==> flow/design.v <==
module control_unit(
    input wire [7:0] instr,          
    input wire [2:0] state,          
    input wire zf,                   
    input wire reset,                
    output reg [2:0] next_state,     
    output reg pc_we,                
    output reg pc_sel,               
    output reg pc_jmp_sel,           
    output reg [3:0] pc_offset,      
    output reg addr_sel,             
    output reg [3:0] addr_offset,    
    output reg mem_sel,              
    output reg mem_we,               
    output reg [2:0] alu_opcode,     
    output reg alu_sel_a,            
    output reg alu_sel_b,            
    output reg alu_we,               
    output reg zf_we,                
    output reg ir_we,                
    output reg a_sel,                
    output reg a_we,                 
    output reg b_sel,                
    output reg b_we,                 
    output reg halt                  
);
    localparam ADD    = 3'b000;
    localparam AND    = 3'b001;
    localparam NOT    = 3'b010;
    localparam LOAD   = 3'b011;
    localparam STORE  = 3'b100;
    localparam JUMP   = 3'b101;
    localparam JUMPz  = 3'b110;
    localparam HALT   = 3'b111;
    localparam FETCH      = 3'b000; 
    localparam DECODE     = 3'b001;
    localparam EXECUTE    = 3'b010;
    localparam MEMORY     = 3'b011;
    localparam WRITEBACK  = 3'b100;
    localparam HALT_STATE = 3'b101;
    localparam IDLE       = 3'b110;
    always @(*) begin
        pc_we = 0;               
        pc_sel = 0;              
        pc_jmp_sel = 0;          
        pc_offset = 4'b0000;     
        addr_sel = 0;            
        addr_offset = 4'b0000;   
        mem_sel = 0;             
        mem_we = 0;              
        alu_opcode = 3'b000;     
        alu_sel_a = 0;           
        alu_sel_b = 0;           
        alu_we = 0;              
        zf_we = 0;               
        ir_we = 0;               
        a_sel = 0;               
        a_we = 0;                
        b_sel = 0;               
        b_we = 0;                
        halt = 0;                
        next_state = FETCH;      
        if (reset) begin
            next_state = FETCH;      
        end
        else begin
            case (state)
                FETCH: begin                     
                    next_state = DECODE;         
                    pc_we = 1;                   
                    ir_we = 1;                   
                end
                DECODE: begin    
                    case (instr[7:5])       
                        ADD, AND, NOT, JUMP, JUMPz: begin
                            next_state = EXECUTE;       
                        end
                        LOAD, STORE: begin
                            next_state = MEMORY;
                        end
                        HALT: begin
                            next_state = HALT_STATE;
                        end
                    endcase
                end
                EXECUTE: begin                           
                    case (instr[7:5])
                        ADD, AND: begin
                            alu_opcode = instr[7:5];     
                            alu_sel_a = instr[3];        
                            alu_sel_b = instr[2];        
                            alu_we = 1;                  
                            zf_we = 1;                   
                            next_state = WRITEBACK;
                        end
                        NOT: begin
                            alu_opcode = instr[7:5];     
                            alu_sel_a = instr[3];        
                            alu_we = 1;                  
                            zf_we = 1;                   
                            next_state = WRITEBACK;
                        end
                        JUMP: begin
                            pc_jmp_sel = instr[4];       
                            pc_offset = instr[3:0];      
                            pc_sel = 1;                  
                            pc_we = 1;                   
                            next_state = IDLE;
                        end
                        JUMPz: begin
                            if (zf == 1) begin
                                pc_jmp_sel = instr[4];   
                                pc_offset = instr[3:0];  
                                pc_sel = 1;              
                                pc_we = 1;               
                            end
                            next_state = IDLE;
                        end
                    endcase
                end
                MEMORY: begin                                    
                    case (instr[7:5])
                        LOAD: begin
                            addr_offset = instr[3:0];    
                            addr_sel = 1;                
                            next_state = WRITEBACK;
                        end
                        STORE: begin
                            addr_offset = instr[3:0];    
                            addr_sel = 1;                
                            mem_sel = instr[4];          
                            mem_we = 1;                  
                            next_state = IDLE;
                        end
                    endcase
                end
                WRITEBACK: begin                         
                    case (instr[7:5])
                        ADD, AND, NOT: begin
                            if (instr[4] == 0) begin
                                a_sel = 1;               
                                a_we = 1;                
                            end else begin
                                b_sel = 1;               
                                b_we = 1;                
                            end
                            next_state = FETCH;
                        end
                        LOAD: begin
                            if (instr[4] == 0) begin
                                a_we = 1;            
                            end else begin
                                b_we = 1;            
                            end
                            next_state = FETCH;
                        end
                    endcase
                end 
                HALT_STATE: begin
                    halt = 1;
                    next_state = HALT_STATE;
                end
                IDLE: begin
                    next_state = FETCH;
                end
            endcase
        end
    end
endmodule
module alu(
    input wire [2:0] opcode,         
    input wire [7:0] a,              
    input wire [7:0] b,              
    output reg [7:0] y,              
    output reg zf                    
);
    localparam ADD = 3'b000;         
    localparam AND = 3'b001;         
    localparam NOT = 3'b010;         
always @(*) begin
    zf = 0;
    case (opcode)
        ADD: begin             
            y = a + b;
        end
        AND: begin              
            y = a & b;
        end
        NOT: begin              
            y = ~a;
        end
        default: begin               
            y = 8'b00000000;
        end
    endcase
    if (y == 8'b00000000) begin
        zf = 1;
    end
end
endmodule
module register #(
    parameter WIDTH = 8
)(
    input wire clk,                  
    input wire rst,                  
    input wire we,                   
    input wire [WIDTH-1:0] d,        
    output reg [WIDTH-1:0] q         
);
    always @(posedge clk) begin      
        if (rst) begin
            q <= {WIDTH{1'b0}};      
        end else if (we) begin
            q <= d;                  
        end
    end
endmodule
module mux_2to1 (
    input wire [7:0] in0,    
    input wire [7:0] in1,    
    input wire sel,          
    output wire [7:0] out    
);
    assign out = sel ? in1 : in0;
endmodule
module adder(
    input wire [7:0] a,
    input wire [7:0] b,
    output wire [7:0] sum
);
    assign sum = a + b;
endmodule
module zext(
    input wire [3:0] in,
    output wire [7:0] out
);
assign out = {4'b0000, in};
endmodule
module cpu_8b(
    input wire clk,
    input wire rst,
    output wire halt,
    output wire mem_we,
    output wire [7:0] mem_addr,
    output wire [7:0] mem_wdata,
    input wire [7:0] mem_rdata
);
    wire [7:0] mem_d_i;
    wire [7:0] mem_d_o;
    assign mem_wdata = mem_d_i;
    assign mem_d_o = mem_rdata;
    wire [2:0] alu_opcode;
    wire [7:0] alu_a;
    wire [7:0] alu_b;
    wire a_we;
    wire [7:0] a_reg_i;
    wire [7:0] a_reg_o;
    wire b_we;
    wire [7:0] b_reg_i;
    wire [7:0] b_reg_o;
    wire alu_we;
    wire [7:0] alu_res_next;
    wire [7:0] alu_res;
    wire zf_we;
    wire zf_next;
    wire zf;
    wire ir_we;
    wire [7:0] instr;
    wire [2:0] next_state;
    wire [2:0] state;
    wire pc_we;
    wire [7:0] pc_next;
    wire [7:0] pc;
    wire alu_sel_a;
    wire alu_sel_b;
    wire a_sel;
    wire b_sel;
    wire mem_sel;
    wire [7:0] offset_addr;
    wire addr_sel;
    wire [7:0] addr_offset_zext;
    wire [3:0] addr_offset;
    wire [3:0] pc_offset;
    wire [7:0] pc_offset_zext;
    wire [7:0] inc_pc;
    wire [7:0] new_pc;
    wire pc_sel;
    wire [7:0] jmp_reg_val;
    wire pc_jmp_sel;
    control_unit cpu_control(
        .instr(instr),
        .state(state),
        .zf(zf),
        .reset(rst),
        .next_state(next_state),
        .pc_we(pc_we),
        .pc_sel(pc_sel),
        .pc_jmp_sel(pc_jmp_sel),
        .pc_offset(pc_offset),
        .addr_sel(addr_sel),
        .addr_offset(addr_offset),
        .mem_sel(mem_sel),
        .mem_we(mem_we),
        .alu_opcode(alu_opcode),
        .alu_sel_a(alu_sel_a),
        .alu_sel_b(alu_sel_b),
        .alu_we(alu_we),
        .zf_we(zf_we),
        .ir_we(ir_we),
        .a_sel(a_sel),
        .a_we(a_we),
        .b_sel(b_sel),
        .b_we(b_we),
        .halt(halt)
    );
    alu alu_unit(
        .opcode(alu_opcode),
        .a(alu_a),
        .b(alu_b),
        .y(alu_res_next),
        .zf(zf_next)
    );
    register #(.WIDTH(8)) a_register(
        .clk(clk),
        .rst(rst),
        .we(a_we),
        .d(a_reg_i),
        .q(a_reg_o)
    );
    register #(.WIDTH(8)) b_register(
        .clk(clk),
        .rst(rst),
        .we(b_we),
        .d(b_reg_i),
        .q(b_reg_o)
    );
    register #(.WIDTH(8)) alu_register(
        .clk(clk),
        .rst(rst),
        .we(alu_we),
        .d(alu_res_next),
        .q(alu_res)
    );
    register #(.WIDTH(1)) zf_register(
        .clk(clk),
        .rst(rst),
        .we(zf_we),
        .d(zf_next),
        .q(zf)
    );
    register #(.WIDTH(8)) instruction_register(
        .clk(clk),
        .rst(rst),
        .we(ir_we),
        .d(mem_d_o),
        .q(instr)
    );
    register #(.WIDTH(3)) state_register(
        .clk(clk),
        .rst(rst),
        .we(1'b1),
        .d(next_state),
        .q(state)
    );
    register #(.WIDTH(8)) program_counter(
        .clk(clk),
        .rst(rst),
        .we(pc_we),
        .d(pc_next),
        .q(pc)
    );
    mux_2to1 alu_a_mux(
        .in0(a_reg_o),
        .in1(b_reg_o),
        .sel(alu_sel_a),
        .out(alu_a)
    );
    mux_2to1 alu_b_mux(
        .in0(a_reg_o),
        .in1(b_reg_o),
        .sel(alu_sel_b),
        .out(alu_b)
    );
    mux_2to1 a_register_mux(
        .in0(mem_d_o),
        .in1(alu_res),
        .sel(a_sel),
        .out(a_reg_i)
    );
    mux_2to1 b_register_mux(
        .in0(mem_d_o),
        .in1(alu_res),
        .sel(b_sel),
        .out(b_reg_i)
    );
    mux_2to1 mem_data_mux(
        .in0(a_reg_o),
        .in1(b_reg_o),
        .sel(mem_sel),
        .out(mem_d_i)
    );
    mux_2to1 mem_addr_mux(
        .in0(pc),
        .in1(offset_addr),
        .sel(addr_sel),
        .out(mem_addr)
    );
    adder addr_adder(
        .a(addr_offset_zext),
        .b(pc),
        .sum(offset_addr)
    );
    zext addr_zext(
        .in(addr_offset),
        .out(addr_offset_zext)
    );
    zext pc_zext(
        .in(pc_offset),
        .out(pc_offset_zext)
    );
    mux_2to1 pc_mux(
        .in0(inc_pc),
        .in1(new_pc),
        .sel(pc_sel),
        .out(pc_next)
    );
    adder inc_pc_adder(
        .a(pc),
        .b(8'b00000001),
        .sum(inc_pc)
    );
    adder new_pc_adder(
        .a(pc_offset_zext),
        .b(jmp_reg_val),
        .sum(new_pc)
    );
    mux_2to1 jump_mux(
        .in0(a_reg_o),
        .in1(b_reg_o),
        .sel(pc_jmp_sel),
        .out(jmp_reg_val)
    );
endmodule
# == Reports on cpu_8b ==
# What the tools print for cpu_8b, step after step.
# Lines are those of the file above, counted from 1.
# Cell names lack the library's common part.
# The mark -- stands for no value.
# setup
top,cpu_8b
clock_port,clk
lib,sky130hd
corner,tt_025C_1v80

# == Word-level counts ==
# Counts by Yosys on the flattened word-level netlist (proc, flatten, opt, wreduce; memories kept). Print and check cells are left out. Cells with the same type and inputs are merged into one.
# Memory sizes are those after Yosys's memory passes, which may raise the word count (mostly to a power of two), join words into wider ones and drop unused or constant bits.
# op_classes
reduce_logical,9
equal,13
logic,2
add_sub_neg,4
muxes,71
# ops
op,n
2-to-1 mux 8 bit,8
2-to-1 mux 1 bit,44
case mux 8 bit (select 3 bit),1
2-to-1 mux 4 bit,6
adder 4 x 8 -> 8 bit,2
equality test 3 x 2 -> 1 bit (second input constant),5
equality test 3 bit (second input constant),5
case mux 3 bit (select 5 bit),1
2-to-1 mux 3 bit,5
case mux 3 bit (select 2 bit),2
equality test 3 x 1 -> 1 bit (second input constant),3
logical NOT 3 bit,3
adder 8 x 1 -> 8 bit (second input constant),1
adder 8 bit,1
bitwise AND 8 bit,1
inverter 8 bit,1
logical NOT 8 bit,1
case mux 4 bit (select 2 bit),1
OR reduction 2 bit,3
case mux 1 bit (select 2 bit),3
OR reduction 4 bit,1
OR reduction 3 bit,1
# bits
clocked_rd_ports_x_width,3
rom_bits,24
input_bits,10
n_memories,1
register_bits,44
wordCells,107
output_inout_bits,18
# memory_table
name,size,width,read_ports,write_ports,line,rtl
(no name shown),8,3,1,0,74,case (instr[7:5])

# == Logic depth ==
# Depth = most cells in a row (Yosys ltp): at word level without a register or memory, in the mapped netlist without a sequential cell, where the memories' decode and read muxes count.
# logic_depth
depth_word,10
abc_area,1
depth_mapped,20
mapped_depth_nobuf,20

# == Synthesis result ==
# The flow's flattened synthesis, as Yosys stat reports it; memories are mapped. The netlist is that of the ABC_AREA named above (0 if unset); the other value can give another one.
# Totals and module areas in this step are rounded.
# synth_totals
flip_flops,47
seq_area_um2,940
buf_cells,14
stdcells,573
mapped_area_um2,3700
# by_type
cell_type,n,type_area_um2
dfxtp_1,47,940.902
nand2_1,147,551.779
inv_1,81,304.042
nor2_1,62,232.723
ha_1,18,225.216
o21ai_0,35,175.168
nand3_1,33,165.158
a211oi_1,16,120.115
a21oi_1,23,115.11
nand3_2,7,70.067
xor2_1,8,70.067
fa_1,3,60.058
o21ai_1,12,60.058
mux2_2,5,56.304
o211ai_1,7,52.55
nor2_4,4,45.043
nor3_1,9,45.043
nand4_1,7,43.792
# Not listed: further types 21, cells in them 49.

# == Worst setup path after synthesis ==
# Source: OpenSTA report_checks on the synthesized netlist (no wires, ideal clock, input and output delay 20% of the period each), path of least setup slack; recovery checks are left aside. Register names are those of the netlist, which keeps one name where synthesis merged equal registers.
# synth_timing
kind,input -> output
from,input rst
to,output mem_addr[6]
path_buffers,3
clock_period_ns,5.0
stages,15
required_time_ns,4.000
path_delay_ns,2.169
in_delay_ns,1.000
out_delay_ns,1.000
setup_slack_ns,0.831
t_first_pin_ns,1.000
t_arrival_ns,3.169
period_less_setup_slack_ns,4.169
# "path_delay_ns" = arrival - input delay + setup time.
# At an output port there is no setup time.
# "stages" counts driving pins, that of a launching flip-flop among them; a cell with two outputs on the path counts twice.
# "period_less_setup_slack_ns" = period - worst setup slack (recovery checks aside). The figure is calculated, with input and output delays left at 20% of the set period.
# Between the ends stands the longest chain of elaborated cells between them, by number of cells; it is not shown to be the way that was timed. Of several equally long chains one is given.
# A line is the first line of the expression or statement that the cell stems from. Yosys adds cells for indexed reads and writes and turns some case tables into memories.
# synth_via
path_cell_list,buf_2 inv_2 buf_2 clkbuf_1 nand2_1 nor2_1 ha_1 inv_1 fa_1 nor2_1 o21ai_0 nand2_1 nand2_1 nor2_1 xor2_1
elab_chain_len,3
cells_between,4
lines_between,3
classes_between,add/sub (1); mux (3)
# synth_lines
item,line,rtl
from (decl),241,"input wire rst,"
2-to-1 mux 4 bit,63,if (reset) begin
adder 4 x 8 -> 8 bit,231,assign sum = a + b;
2-to-1 mux 8 bit,224,assign out = sel ? in1 : in0;
to (decl),244,"output wire [7:0] mem_addr,"

# == Timing after layout ==
# From the final timing report of flow run 1: the path of least setup slack in the routed layout; clock arrival at registers is part of the times.
# layout_timing
kind,input -> output
from,input rst
to,output mem_wdata[5]
path_buffers,5
in_delay_ns,0.89
t_arrival_ns,2.82
stages,8
setup_slack_ns,0.75
t_first_pin_ns,0.89
required_time_ns,3.57
out_delay_ns,0.89
clock_period_ns,4.46
# Between the ends stands the longest chain of elaborated cells between them, by number of cells; it is not shown to be the way that was timed. Of several equally long chains one is given.
# layout_via
path_cell_list,dlygate4sd2_1 buf_4 buf_6 nor4_4 nand2_1 buf_4 o21ai_1 clkdlybuf4s50_1
elab_chain_len,2
cells_between,2
lines_between,2
classes_between,mux (2)
# layout_lines
item,line,rtl
from (decl),241,"input wire rst,"
2-to-1 mux 1 bit,63,if (reset) begin
2-to-1 mux 8 bit,224,assign out = sel ? in1 : in0;
to (decl),245,"output wire [7:0] mem_wdata,"

# Stored flow runs of cpu_8b (4 of them; Yosys, OpenROAD, sky130hd). They differ in their settings and are not a sequence. Constraints: input delay and output delay 20% of the set period each, output load 0.01 pF.
# "achieved_period_ns" means the clock period less the worst setup slack. The figure is calculated, with input and output delays left at 20% of the set period.
# "worst_path_time_ns" means the part of the period allowed to the worst setup path (the constraints hold back 20% at inputs and 20% at outputs) less its slack; where the path has registers, the arrival times of their clocks count too.
# "power_uw" is the tool's figure for a default switching activity; nothing was simulated.
# Measured values are rounded.
# Among the settings, . means not set for that run.
# Among the results, . means that no value is shown for the run.
item,flow run 1,flow run 2,flow run 3,flow run 4
ABC_AREA,1,1,1,.
CAP_MARGIN,0,25,5,20
CELL_PAD_IN_SITES_DETAIL_PLACEMENT,1,.,.,.
CORE_ASPECT_RATIO,1.16,1.07,.,.
CORE_MARGIN,3,4,5,2
CORE_UTILIZATION,50,41,31,40
CTS_CLUSTER_DIAMETER,334,108,396,.
CTS_CLUSTER_SIZE,50,.,19,.
GPL_ROUTABILITY_DRIVEN,1,0,.,.
MAX_ROUTING_LAYER,met4,met5,.,.
SETUP_SLACK_MARGIN,0.66,.,0.81,.
TNS_END_PERCENT,90,.,.,.
period_ns,4.46,4.38,4.35,5.0
SLEW_MARGIN,20,35,20,20
CELL_PAD_IN_SITES_GLOBAL_PLACEMENT,.,3,1,.
GPL_TIMING_DRIVEN,.,1,.,.
HOLD_SLACK_MARGIN,.,0.25,.,.
PLACE_DENSITY_LB_ADDON,.,0.2,.,.
MIN_ROUTING_LAYER,.,.,met2,.
PLACE_DENSITY,.,.,0.44,.
final_setup_ws_ns,0.75,.,0.89,0.24
fin_util_pct,60,.,39,47
yosys_chip_area_um2,3700,.,3700,3700
total_die_area_um2,8400,.,14000,9900
achieved_period_ns,3.714,.,3.465,4.765
power_uw,1400,.,1500,1100
worst_path_time_ns,1.93,.,1.72,2.76
critical_path_kind,input -> output,.,input -> output,input -> output
hold_ws_ns,0.52,.,0.49,0.48
# Flow run 2: stopped before the end: placement reported FLW-0024
